==> flow/design.v <==
`timescale 1ns / 1ps
module PC(
    input clk,                  
    input rst,                  
    input load,                 
    input [15:0] data,          
    output reg [15:0] count     
);
    always @(posedge clk or posedge rst) begin
        if (rst) begin
            count <= 16'b0;     
        end else if (load) begin
            count <= data;      
        end else begin
            count <= count + 1;  
        end
    end
endmodule
module ControlUnit (
    input [3:0] opcode,       
    output reg mem_read,      
    output reg mem_write,     
    output reg reg_write,     
    output reg [3:0] alu_op,  
    output reg pc_write,      
    output reg branch_eq,     
    output reg branch_ne,     
    output reg imm_load       
);
    always @(*) begin
        mem_read = 0;
        mem_write = 0;
        reg_write = 0;
        alu_op = 4'b0000;
        pc_write = 0;
        branch_eq = 0;
        branch_ne = 0;
        imm_load = 0;
        case (opcode)
            4'b0000: begin  
                alu_op = 4'b0000;  
                reg_write = 1;
            end
            4'b0001: begin  
                alu_op = 4'b0001;  
                reg_write = 1;
            end
            4'b0010: begin  
                alu_op = 4'b0010;  
                reg_write = 1;
            end
            4'b0011: begin  
                alu_op = 4'b0011;  
                reg_write = 1;
            end
            4'b0100: begin  
                alu_op = 4'b0100;  
                reg_write = 1;
            end
            4'b0101: begin  
                alu_op = 4'b0101;  
                reg_write = 1;
            end
            4'b0110: begin  
                alu_op = 4'b0110;  
                reg_write = 1;
            end
            4'b0111: begin  
                alu_op = 4'b0111;  
                reg_write = 1;
            end
            4'b1000: begin  
                alu_op = 4'b1000;  
                mem_read = 1;
                reg_write = 1;
            end
            4'b1001: begin  
                alu_op = 4'b1001;  
                mem_write = 1;
            end
            4'b1010: begin  
                alu_op = 4'b1010;  
                reg_write = 1;
            end
            4'b1011: begin  
                imm_load = 1;
                reg_write = 1;
            end
            4'b1100: begin  
                alu_op = 4'b1100;  
                pc_write = 1;
            end
            4'b1101: begin  
                alu_op = 4'b1101;  
                branch_eq = 1;
            end
            4'b1110: begin  
                alu_op = 4'b1110;  
                branch_ne = 1;
            end
            4'b1111: begin  
            end
            default: begin
                alu_op = 4'b0000;
            end
        endcase
        if (mem_write) begin
            pc_write = 0;  
        end
        if (mem_read) begin
            pc_write = 0;  
        end
    end
endmodule
`timescale 1ns / 1ps
module RegisterFile(
    input clk,                      
    input rst,                      
    input [3:0] read_addr1,         
    input [3:0] read_addr2,         
    input [3:0] write_addr,         
    input [15:0] write_data,        
    input write_enable,             
    output reg [15:0] read_data1,   
    output reg [15:0] read_data2    
);
    reg [15:0] registers [0:15];
    always @(*) begin
        read_data1 = registers[read_addr1];
        read_data2 = registers[read_addr2];
    end
    always @(posedge clk or posedge rst) begin
        if (rst) begin
         integer i;
            for (i = 0; i < 16; i = i + 1) begin
                registers[i] <= 16'b0;
            end
        end else if (write_enable) begin
            registers[write_addr] <= write_data;
        end
    end
endmodule
`timescale 1ns / 1ps
module alu(
    input clk,                
    input rst,                
    input load,               
    input en,                 
    input wr_en,              
    input [3:0] OPsel,        
    input [15:0] A,           
    input [15:0] B,           
    output reg [15:0] result,  
    output reg Z,             
    output reg N,             
    output reg C,             
    output reg V,             
    output [15:0] pc_out,     
    output [15:0] mem_data,   
    output        mem_en,      
    output        mem_wr_en,   
    output [15:0] mem_addr,    
    output [15:0] mem_wr_data, 
    input  [15:0] mem_rd_data  
);
    reg pc_load;  
    PC pc_inst(
        .clk(clk),
        .rst(rst),
        .load(pc_load),
        .data(B),        
        .count(pc_out)   
    );
    reg [15:0] wr_data;  
    assign mem_en      = en;
    assign mem_wr_en   = wr_en;
    assign mem_addr    = B;        
    assign mem_wr_data = wr_data;
    assign mem_data    = mem_rd_data;  
    always @(*) begin
        result = 16'b0;
        wr_data = A;
        pc_load = 0;
        Z = 0;
        N = 0;
        C = 0;
        V = 0;
        case (OPsel)
            4'b0000: begin  
                {C, result} = A + B;                 
                V = (~A[15] & ~B[15] & result[15]) | (A[15] & B[15] & ~result[15]);  
            end
            4'b0001: begin  
                {C, result} = A - B;                 
                V = (A[15] & ~B[15] & ~result[15]) | (~A[15] & B[15] & result[15]);  
            end
            4'b0010: result = A * B;                 
            4'b0011: result = (B != 0) ? A / B : 16'b0;  
            4'b0100: result = A & B;                 
            4'b0101: result = A | B;                 
            4'b0110: result = A ^ B;                 
            4'b0111: result = ~A;                    
            4'b1000: result = mem_data;              
            4'b1001: wr_data = A;                    
            4'b1100: begin                           
                pc_load = 1;                         
            end
            4'b1101: begin                           
                if (!Z)
                    pc_load = 1;                     
            end
            4'b1110: begin                           
                if (Z)
                    pc_load = 1;                     
            end
            4'b1111: ;                               
            default: result = 16'b0;                 
        endcase
        Z = (result == 16'b0) ? 1'b1 : 1'b0;   
        N = result[15];                        
    end
endmodule
`timescale 1ns / 1ps
module Datapath(
    input clk,
    input rst,
    input [15:0] gpio_in,
    output [15:0] gpio_out,
    output [15:0] imem_addr,
    input  [15:0] imem_rdata,
    output        dmem_en,
    output        dmem_we,
    output [15:0] dmem_addr,
    output [15:0] dmem_wdata,
    input  [15:0] dmem_rdata
);
    wire [15:0] instruction;
    wire [3:0] opcode;
    wire [3:0] rs1, rs2, rd;
    wire [15:0] imm;
    wire [15:0] A, B;
    wire [15:0] alu_result;
    wire [15:0] mem_data;
    wire [15:0] pc_out;
    wire mem_read, mem_write, reg_write, pc_write, branch_eq, branch_ne, imm_load;
    wire [3:0] alu_op;
    PC pc_inst (
        .clk(clk),
        .rst(rst),
        .load(pc_write),
        .data(alu_result),    
        .count(pc_out)
    );
    assign imem_addr = pc_out;
    assign instruction = imem_rdata;
    assign opcode = instruction[15:12];
    assign rs1 = instruction[11:8];
    assign rs2 = instruction[7:4];
    assign rd = instruction[3:0];
    assign imm = instruction[7:0];  
    ControlUnit cu (
        .opcode(opcode),
        .mem_read(mem_read),
        .mem_write(mem_write),
        .reg_write(reg_write),
        .alu_op(alu_op),
        .pc_write(pc_write),
        .branch_eq(branch_eq),
        .branch_ne(branch_ne),
        .imm_load(imm_load)
    );
    RegisterFile rf (
        .clk(clk),
        .rst(rst),
        .read_addr1(rs1),
        .read_addr2(rs2),
        .write_addr(rd),
        .write_data(alu_result),    
        .write_enable(reg_write),
        .read_data1(A),
        .read_data2(B)
    );
    alu alu_inst (
        .clk(clk),
        .rst(rst),
        .load(pc_write),
        .en(mem_read | mem_write),
        .wr_en(mem_write),
        .OPsel(alu_op),
        .A(A),
        .B(B),
        .result(alu_result),
        .Z(),
        .N(),
        .C(),
        .V(),
        .pc_out(),      
        .mem_data(mem_data),
        .mem_en(dmem_en),
        .mem_wr_en(dmem_we),
        .mem_addr(dmem_addr),
        .mem_wr_data(dmem_wdata),
        .mem_rd_data(dmem_rdata)
    );
    assign gpio_out = A;   
endmodule
# Step by step through the tools: Datapath
# Each step is given for the RTL above and for the edited RTL.
# "before" refers to lines of the RTL above, "after" to lines of the edited file.
# "change": "after" minus "before" as printed here. "rel_change_pct": 100 x difference / "before".
# Operators: Yosys type, input widths -> output width; for muxes data width and select width s.
# The mark -- stands for no value.
[design] design="Datapath" clock_port="clk" cell_library="sky130hd" corner="tt_025C_1v80"

# Edit of the RTL
# Unified diff, file above to edited file.
# A script made this edit. It changes what the design does and was not meant as an optimisation.
# begin of diff
@@ -303,4 +303,6 @@
         .mem_rd_data(dmem_rdata)
     );
-    assign gpio_out = A;   
-endmodule
+    reg [15:0] gpio_out_d1;
+    always @(posedge clk) gpio_out_d1 <= A;   
+    assign gpio_out = gpio_out_d1;
+endmodule
# end of diff

# Elaborated design
# Source: Yosys, flattened and elaborated. Widths are those after wreduce. Registers that Yosys merges into a memory's read port (data or address) are not register bits. Print and check cells do not count. Equal cells are merged and count once.
# Yosys's memory passes give these memory sizes; they may raise the number of words (mostly to a power of two), join words into wider ones and drop unused or constant bits.
[op_classes] item="n_logic" before=5 after=5 change=0 rel_change_pct=0.00
[op_classes] item="eq_ne" before=53 after=53 change=0 rel_change_pct=0.00
[op_classes] item="reduce_logical" before=21 after=21 change=0 rel_change_pct=0.00
[op_classes] item="mux" before=7 after=7 change=0 rel_change_pct=0.00
[op_classes] item="div" before=1 after=1 change=0 rel_change_pct=0.00
[op_classes] item="addsub" before=3 after=3 change=0 rel_change_pct=0.00
[op_classes] item="multipliers" before=1 after=1 change=0 rel_change_pct=0.00
# Operator kinds equal on both sides are left out: 21.
[word_totals] item="output_inout_bits" before=66 after=66 change=0 rel_change_pct=0.00
[word_totals] item="ff_bits" before=272 after=288 change=16 rel_change_pct=5.88
[word_totals] item="n_memories" before=1 after=1 change=0 rel_change_pct=0.00
[word_totals] item="mem_bits_ro" before=176 after=176 change=0 rel_change_pct=0.00
[memory_table] item="memory_list" before="16 x 11 bit 1R0W" after="16 x 11 bit 1R0W"

# Logic depth
# Yosys ltp: most cells in a row. Word level: on the elaborated netlist, between registers, memories and ports. Mapped: between sequential cells and ports; inverters and the memories' decode and read muxes count.
[depth] item="word_depth" before=6 after=6 change=0 rel_change_pct=0.00
[depth] item="abc_area" before="0" after="0"
[depth] item="ltp_mapped" before=166 after=168 change=2 rel_change_pct=1.20
[depth] item="depth_no_buf" before=149 after=150 change=1 rel_change_pct=0.67

# Netlist
# Source: synth_stat.txt of the flow (Yosys; design flattened, memories mapped). It holds for the ABC_AREA given above (unset counts as 0); a run with the other value may have another netlist.
[types] cell="sky130_fd_sc_hd__mux2_2" before=51 after=116 change=65 rel_change_pct=127.45
[types] cell="sky130_fd_sc_hd__o21ai_0" before=309 after=270 change=-39 rel_change_pct=-12.62
[types] cell="sky130_fd_sc_hd__nand2_1" before=400 after=365 change=-35 rel_change_pct=-8.75
[types] cell="sky130_fd_sc_hd__buf_4" before=34 after=11 change=-23 rel_change_pct=-67.65
[types] cell="sky130_fd_sc_hd__a21oi_1" before=224 after=203 change=-21 rel_change_pct=-9.38
[types] cell="sky130_fd_sc_hd__nand3b_1" before=52 after=35 change=-17 rel_change_pct=-32.69
[types] cell="sky130_fd_sc_hd__nor3_1" before=82 after=66 change=-16 rel_change_pct=-19.51
[types] cell="sky130_fd_sc_hd__dfxtp_1" before=0 after=16 change=16
[types] cell="sky130_fd_sc_hd__xor2_1" before=33 after=47 change=14 rel_change_pct=42.42
[types] cell="sky130_fd_sc_hd__a22oi_1" before=40 after=52 change=12 rel_change_pct=30.00
[types] cell="sky130_fd_sc_hd__buf_6" before=20 after=8 change=-12 rel_change_pct=-60.00
[types] cell="sky130_fd_sc_hd__nor2b_1" before=44 after=54 change=10 rel_change_pct=22.73
[types] cell="sky130_fd_sc_hd__inv_2" before=10 after=0 change=-10 rel_change_pct=-100.00
[types] cell="sky130_fd_sc_hd__buf_2" before=44 after=35 change=-9 rel_change_pct=-20.45
[types] cell="sky130_fd_sc_hd__o21ai_1" before=13 after=4 change=-9 rel_change_pct=-69.23
[types] cell="sky130_fd_sc_hd__or3b_2" before=5 after=14 change=9 rel_change_pct=180.00
[types] cell="sky130_fd_sc_hd__nor4_1" before=4 after=13 change=9 rel_change_pct=225.00
[types] cell="sky130_fd_sc_hd__xnor2_1" before=75 after=83 change=8 rel_change_pct=10.67
# Cell types equal on both sides are left out: 15.
# Not every row of either side is listed.
[mapped] item="buf_cells" before=230 after=192 change=-38 rel_change_pct=-16.52
[mapped] item="flip_flops" before=272 after=288 change=16 rel_change_pct=5.88
[mapped] item="seqArea_um2" before=6806.5 after=7126.8 change=320.3 rel_change_pct=4.71
[mapped] item="cells" before=3449 after=3381 change=-68 rel_change_pct=-1.97
[mapped] item="area_um2" before=28294.6 after=28234.6 change=-60.0 rel_change_pct=-0.21
# The figures by module come from a second, unflattened synthesis with its own total; it is not the netlist above.
[hier_totals] item="cells_unflattened" before=3343 after=3329 change=-14 rel_change_pct=-0.42
[hier_totals] item="area_unflattened_um2" before=29793.6 after=29980.0 change=186.4 rel_change_pct=0.63
# Each row is one instance without its submodules.
[modules_before] module="RegisterFile" seq_area_um2=6406.1 cells=1245 area_um2=14093.5 n_inst=1
[modules_before] module="alu" seq_area_um2=0.0 cells=1899 area_um2=13849.5 n_inst=1
[modules_before] module="PC" seq_area_um2=400.4 cells=91 area_um2=874.6 n_inst=2
[modules_before] module="ControlUnit" seq_area_um2=0.0 cells=16 area_um2=95.1 n_inst=1
[modules_before] module="Datapath" seq_area_um2=0.0 cells=1 area_um2=6.3 n_inst=1
[modules_after] module="RegisterFile" seq_area_um2=6406.1 cells=1245 area_um2=14093.5 n_inst=1
[modules_after] module="alu" seq_area_um2=0.0 cells=1869 area_um2=13715.7 n_inst=1
[modules_after] module="PC" seq_area_um2=400.4 cells=91 area_um2=874.6 n_inst=2
[modules_after] module="Datapath" seq_area_um2=320.3 cells=17 area_um2=326.6 n_inst=1
[modules_after] module="ControlUnit" seq_area_um2=0.0 cells=16 area_um2=95.1 n_inst=1

# Path before layout
# Path of least setup slack by OpenSTA after synthesis, without wires, with an ideal clock, recovery checks aside; 20% of the period is set as input and as output delay. Where synthesis merged equal registers, the netlist keeps one of their names.
[synth_path] item="path_kind" before="input -> register" after="input -> register"
[synth_path] item="startpoint" before="input port imem_rdata[8]" after="input port imem_rdata[4]"
[synth_path] item="endpoint" before="register rf.registers[11][0]" after="register rf.registers[10][0]"
[synth_path] item="input_delay_ns" before=9.000 after=9.000 change=0.000 rel_change_pct=0.00
[synth_path] item="setup_ns" before=0.135 after=0.125 change=-0.010
[synth_path] item="launch_ns" before=9.000 after=9.000 change=0.000 rel_change_pct=0.00
[synth_path] item="stages" before=156 after=162 change=6 rel_change_pct=3.85
[synth_path] item="tclk_ns" before=45.0 after=45.0 change=0.0 rel_change_pct=0.00
[synth_path] item="slack_ns" before=5.117 after=4.694 change=-0.423
[synth_path] item="path_delay_ns" before=30.884 after=31.306 change=0.422 rel_change_pct=1.37
[synth_path] item="arrival_time_ns" before=39.749 after=40.181 change=0.432 rel_change_pct=1.09
[synth_path] item="synth_period_reached_ns" before=39.883 after=40.306 change=0.423 rel_change_pct=1.06
# "path_delay_ns" is the arrival time less input delay plus setup time.
# "stages": output pins that drive a net of the path, with the launching flip-flop's if there is one; two outputs of one cell count as two.
# "synth_period_reached_ns" = period - worst setup slack (recovery checks aside). The figure is calculated, with input and output delays left at 20% of the set period.
# The rows between start and end are the longest chain of elaborated cells between them; the timing report does not say that the signal goes this way. Where chains are equally long, one stands for them.
# A line is the first line of the expression or statement that the cell stems from. Yosys adds cells for indexed reads and writes and turns some case tables into memories.
[synth_via_before] cell_sequence="sky130_fd_sc_hd__buf_2 sky130_fd_sc_hd__buf_2 sky130_fd_sc_hd__buf_4 sky130_fd_sc_hd__buf_2 sky130_fd_sc_hd__buf_2 sky130_fd_sc_hd__buf_2 sky130_fd_sc_hd__buf_2 sky130_fd_sc_hd__a211oi_1 sky130_fd_sc_hd__or3_1 sky130_fd_sc_hd__o31ai_1 sky130_fd_sc_hd__o32a_1 sky130_fd_sc_hd__clkbuf_1 sky130_fd_sc_hd__ha_1 sky130_fd_sc_hd__inv_1 sky130_fd_sc_hd__a21oi_1 sky130_fd_sc_hd__ha_1 sky130_fd_sc_hd__o21a_1 sky130_fd_sc_hd__o21ai_1 [... 120 more ...] sky130_fd_sc_hd__and3_1 sky130_fd_sc_hd__clkbuf_1 sky130_fd_sc_hd__nand2_1 sky130_fd_sc_hd__o21ai_0 sky130_fd_sc_hd__ha_1 sky130_fd_sc_hd__a21boi_0 sky130_fd_sc_hd__o21a_1 sky130_fd_sc_hd__o21a_1 sky130_fd_sc_hd__o21a_1 sky130_fd_sc_hd__o21ai_0 sky130_fd_sc_hd__nand2b_1 sky130_fd_sc_hd__a211oi_1 sky130_fd_sc_hd__o21ai_0 sky130_fd_sc_hd__a21oi_1 sky130_fd_sc_hd__o21ai_0 sky130_fd_sc_hd__a221oi_1 sky130_fd_sc_hd__clkbuf_1 sky130_fd_sc_hd__o21ai_0" elab_chain_cells=5 cells_between=27 cone_lines=10 classes_between="2 x add/sub; 1 x mul; 1 x div; 15 x eq/ne; 3 x mux; 4 x logic; 1 x reduce/logical"
[synth_rtl_before] item="from (decl)" line=230 text="input  [15:0] imem_rdata,"
[synth_rtl_before] item="$eq 4x4->1" line=129 text="read_data1 = registers[read_addr1];"
[synth_rtl_before] item="$pmux 16 s16" line=129
[synth_rtl_before] item="$div 16x16->16" line=198 text="4'b0011: result = (B != 0) ? A / B : 16'b0;"
[synth_rtl_before] item="$mux 16" line=198
[synth_rtl_before] item="$pmux 16 s9" line=188 text="case (OPsel)"
[synth_rtl_before] item="to (assign)" line=136 text="registers[i] <= 16'b0;"
[synth_rtl_before] item="to (assign)" line=139 text="registers[write_addr] <= write_data;"
[synth_rtl_before] item="to (decl)" line=127 text="reg [15:0] registers [0:15];"
[synth_via_after] cell_sequence="sky130_fd_sc_hd__buf_4 sky130_fd_sc_hd__buf_6 sky130_fd_sc_hd__buf_4 sky130_fd_sc_hd__buf_4 sky130_fd_sc_hd__buf_2 sky130_fd_sc_hd__buf_4 sky130_fd_sc_hd__nor2_1 sky130_fd_sc_hd__a311o_1 sky130_fd_sc_hd__a22oi_1 sky130_fd_sc_hd__o2bb2ai_1 sky130_fd_sc_hd__clkbuf_1 sky130_fd_sc_hd__inv_1 sky130_fd_sc_hd__ha_1 sky130_fd_sc_hd__or3_1 sky130_fd_sc_hd__and2_1 sky130_fd_sc_hd__ha_1 sky130_fd_sc_hd__o21ai_0 sky130_fd_sc_hd__nand2b_1 [... 126 more ...] sky130_fd_sc_hd__a31oi_1 sky130_fd_sc_hd__nor2_1 sky130_fd_sc_hd__clkbuf_1 sky130_fd_sc_hd__o21ai_0 sky130_fd_sc_hd__ha_1 sky130_fd_sc_hd__a21boi_0 sky130_fd_sc_hd__o21a_1 sky130_fd_sc_hd__o21a_1 sky130_fd_sc_hd__o21a_1 sky130_fd_sc_hd__o21a_1 sky130_fd_sc_hd__o21a_1 sky130_fd_sc_hd__o21a_1 sky130_fd_sc_hd__o2111ai_1 sky130_fd_sc_hd__a21oi_1 sky130_fd_sc_hd__o21ai_0 sky130_fd_sc_hd__o2111ai_1 sky130_fd_sc_hd__clkbuf_1 sky130_fd_sc_hd__mux2_2" elab_chain_cells=5 cells_between=27 cone_lines=9 classes_between="2 x add/sub; 1 x mul; 1 x div; 15 x eq/ne; 3 x mux; 3 x logic; 2 x reduce/logical"
[synth_rtl_after] item="from (decl)" line=230 text="input  [15:0] imem_rdata,"
[synth_rtl_after] item="$eq 4x4->1" line=130 text="read_data2 = registers[read_addr2];"
[synth_rtl_after] item="$pmux 16 s16" line=130
[synth_rtl_after] item="$div 16x16->16" line=198 text="4'b0011: result = (B != 0) ? A / B : 16'b0;"
[synth_rtl_after] item="$mux 16" line=198
[synth_rtl_after] item="$pmux 16 s9" line=188 text="case (OPsel)"
[synth_rtl_after] item="to (assign)" line=136 text="registers[i] <= 16'b0;"
[synth_rtl_after] item="to (assign)" line=139 text="registers[write_addr] <= write_data;"
[synth_rtl_after] item="to (decl)" line=127 text="reg [15:0] registers [0:15];"

# Worst path after layout
# From the final timing report of each run of pair 1: the path of least setup slack in the routed layout; clock arrival at registers is part of the times.
[layout_path] item="path_kind" before="input -> register" after="input -> register"
[layout_path] item="startpoint" before="input port imem_rdata[4]" after="input port imem_rdata[7]"
[layout_path] item="endpoint" before="register rf.registers[12][0]" after="register rf.registers[3][0]"
[layout_path] item="stages" before=148 after=150 change=2 rel_change_pct=1.35
[layout_path] item="tclk_ns" before=43.6 after=43.6 change=0.0 rel_change_pct=0.00
[layout_path] item="input_delay_ns" before=8.72 after=8.72 change=0.00 rel_change_pct=0.00
[layout_path] item="setup_ns" before=0.15 after=0.11 change=-0.04
[layout_path] item="slack_ns" before=2.32 after=2.15 change=-0.17
[layout_path] item="launch_ns" before=8.72 after=8.72 change=0.00 rel_change_pct=0.00
[layout_path] item="arrival_time_ns" before=41.68 after=41.91 change=0.23 rel_change_pct=0.55
# The rows between start and end are the longest chain of elaborated cells between them; the timing report does not say that the signal goes this way. Where chains are equally long, one stands for them.
[layout_via_before] cell_sequence="sky130_fd_sc_hd__buf_6 sky130_fd_sc_hd__nor2b_1 sky130_fd_sc_hd__a22oi_1 sky130_fd_sc_hd__o221ai_1 sky130_fd_sc_hd__o32ai_4 sky130_fd_sc_hd__inv_2 sky130_fd_sc_hd__nor4_2 sky130_fd_sc_hd__buf_4 sky130_fd_sc_hd__nand2_1 sky130_fd_sc_hd__nor3_1 sky130_fd_sc_hd__a21oi_1 sky130_fd_sc_hd__a21oi_1 sky130_fd_sc_hd__ha_1 sky130_fd_sc_hd__o21a_1 sky130_fd_sc_hd__o21ai_2 sky130_fd_sc_hd__or3_4 sky130_fd_sc_hd__a31oi_1 sky130_fd_sc_hd__and3_2 [... 112 more ...] sky130_fd_sc_hd__o211ai_1 sky130_fd_sc_hd__and3_1 sky130_fd_sc_hd__nand2_1 sky130_fd_sc_hd__o21ai_0 sky130_fd_sc_hd__ha_1 sky130_fd_sc_hd__a21boi_0 sky130_fd_sc_hd__o21a_1 sky130_fd_sc_hd__o21a_1 sky130_fd_sc_hd__o21a_1 sky130_fd_sc_hd__o21ai_0 sky130_fd_sc_hd__nand2b_1 sky130_fd_sc_hd__a211oi_1 sky130_fd_sc_hd__o21ai_0 sky130_fd_sc_hd__a21oi_1 sky130_fd_sc_hd__o21ai_0 sky130_fd_sc_hd__a221oi_1 sky130_fd_sc_hd__buf_4 sky130_fd_sc_hd__o21ai_0" elab_chain_cells=5 cells_between=27 cone_lines=9 classes_between="2 x add/sub; 1 x mul; 1 x div; 15 x eq/ne; 3 x mux; 3 x logic; 2 x reduce/logical"
[layout_rtl_before] item="from (decl)" line=230 text="input  [15:0] imem_rdata,"
[layout_rtl_before] item="$eq 4x4->1" line=130 text="read_data2 = registers[read_addr2];"
[layout_rtl_before] item="$pmux 16 s16" line=130
[layout_rtl_before] item="$div 16x16->16" line=198 text="4'b0011: result = (B != 0) ? A / B : 16'b0;"
[layout_rtl_before] item="$mux 16" line=198
[layout_rtl_before] item="$pmux 16 s9" line=188 text="case (OPsel)"
[layout_rtl_before] item="to (assign)" line=136 text="registers[i] <= 16'b0;"
[layout_rtl_before] item="to (assign)" line=139 text="registers[write_addr] <= write_data;"
[layout_rtl_before] item="to (decl)" line=127 text="reg [15:0] registers [0:15];"
[layout_via_after] cell_sequence="sky130_fd_sc_hd__clkbuf_4 sky130_fd_sc_hd__buf_4 sky130_fd_sc_hd__buf_4 sky130_fd_sc_hd__nor2b_1 sky130_fd_sc_hd__o32ai_1 sky130_fd_sc_hd__nor4b_1 sky130_fd_sc_hd__o22ai_1 sky130_fd_sc_hd__clkinv_1 sky130_fd_sc_hd__nand4_1 sky130_fd_sc_hd__or4_4 sky130_fd_sc_hd__or3_1 sky130_fd_sc_hd__and2_1 sky130_fd_sc_hd__ha_1 sky130_fd_sc_hd__o21ai_0 sky130_fd_sc_hd__nand2b_1 sky130_fd_sc_hd__nand3_1 sky130_fd_sc_hd__or2_1 sky130_fd_sc_hd__mux2i_2 [... 114 more ...] sky130_fd_sc_hd__a31oi_1 sky130_fd_sc_hd__nor2_1 sky130_fd_sc_hd__buf_4 sky130_fd_sc_hd__nor2_1 sky130_fd_sc_hd__a21oi_1 sky130_fd_sc_hd__ha_1 sky130_fd_sc_hd__o21a_1 sky130_fd_sc_hd__o21a_1 sky130_fd_sc_hd__o21a_1 sky130_fd_sc_hd__o21a_1 sky130_fd_sc_hd__o21a_1 sky130_fd_sc_hd__o21a_1 sky130_fd_sc_hd__o2111ai_1 sky130_fd_sc_hd__a21oi_1 sky130_fd_sc_hd__o21ai_1 sky130_fd_sc_hd__o2111ai_1 sky130_fd_sc_hd__buf_4 sky130_fd_sc_hd__mux2_2" elab_chain_cells=5 cells_between=27 cone_lines=9 classes_between="2 x add/sub; 1 x mul; 1 x div; 15 x eq/ne; 3 x mux; 3 x logic; 2 x reduce/logical"
[layout_rtl_after] item="from (decl)" line=230 text="input  [15:0] imem_rdata,"
[layout_rtl_after] item="$eq 4x4->1" line=130 text="read_data2 = registers[read_addr2];"
[layout_rtl_after] item="$pmux 16 s16" line=130
[layout_rtl_after] item="$div 16x16->16" line=198 text="4'b0011: result = (B != 0) ? A / B : 16'b0;"
[layout_rtl_after] item="$mux 16" line=198
[layout_rtl_after] item="$pmux 16 s9" line=188 text="case (OPsel)"
[layout_rtl_after] item="to (assign)" line=136 text="registers[i] <= 16'b0;"
[layout_rtl_after] item="to (assign)" line=139 text="registers[write_addr] <= write_data;"
[layout_rtl_after] item="to (decl)" line=127 text="reg [15:0] registers [0:15];"

# Measured runs
# Runs of the flow (Yosys, OpenROAD) on both versions; the two runs of a pair have the same settings. The constraints put input and output delay at 20% of the set period each and load the outputs with 0.01 pF.
[settings_pair_1] period_ns=43.6 CAP_MARGIN=20 CORE_MARGIN=2 CORE_UTILIZATION=40 SLEW_MARGIN=20
[results_pair_1] item="worstSetupSlack_ns" before=2.317 after=2.152 change=-0.165
[results_pair_1] item="hold_worst_slack_ns" before=0.507 after=0.496 change=-0.011
[results_pair_1] item="clock_period_reached_ns" before=41.284 after=41.448 change=0.164 rel_change_pct=0.40
[results_pair_1] item="post_route_stdcell_area_um2" before=31551.5 after=32062.0 change=510.5 rel_change_pct=1.62
[results_pair_1] item="finalUtil_frac" before=0.451 after=0.459 change=0.008
[results_pair_1] item="ys_area_um2" before=28294.6 after=28234.6 change=-60.0 rel_change_pct=-0.21
[results_pair_1] item="tns_setup_ns" before=0.000 after=0.000 change=0.000
[results_pair_1] item="design.die.area_um2" before=72881.1 after=72727.3 change=-153.8 rel_change_pct=-0.21
[settings_pair_2] CELL_PAD_IN_SITES_DETAIL_PLACEMENT=1 CORE_UTILIZATION=48 PLACE_DENSITY_LB_ADDON=0.15 period_ns=39.1 CAP_MARGIN=20 CORE_MARGIN=2 SLEW_MARGIN=20
[results_pair_2] item="worstSetupSlack_ns" before=1.221 after=0.173 change=-1.048
[results_pair_2] item="hold_worst_slack_ns" before=0.508 after=0.511 change=0.003
[results_pair_2] item="clock_period_reached_ns" before=37.879 after=38.927 change=1.048 rel_change_pct=2.77
[results_pair_2] item="post_route_stdcell_area_um2" before=33370.8 after=35700.5 change=2329.7 rel_change_pct=6.98
[results_pair_2] item="finalUtil_frac" before=0.575 after=0.616 change=0.041
[results_pair_2] item="ys_area_um2" before=28294.6 after=28234.6 change=-60.0 rel_change_pct=-0.21
[results_pair_2] item="tns_setup_ns" before=0.000 after=0.000 change=0.000
[results_pair_2] item="design.die.area_um2" before=60905.3 after=60777.0 change=-128.3 rel_change_pct=-0.21
# By "clock_period_reached_ns" is meant the clock period of the run minus its worst setup slack. This is arithmetic on one report: input and output delays are still those of the set period (20% each).
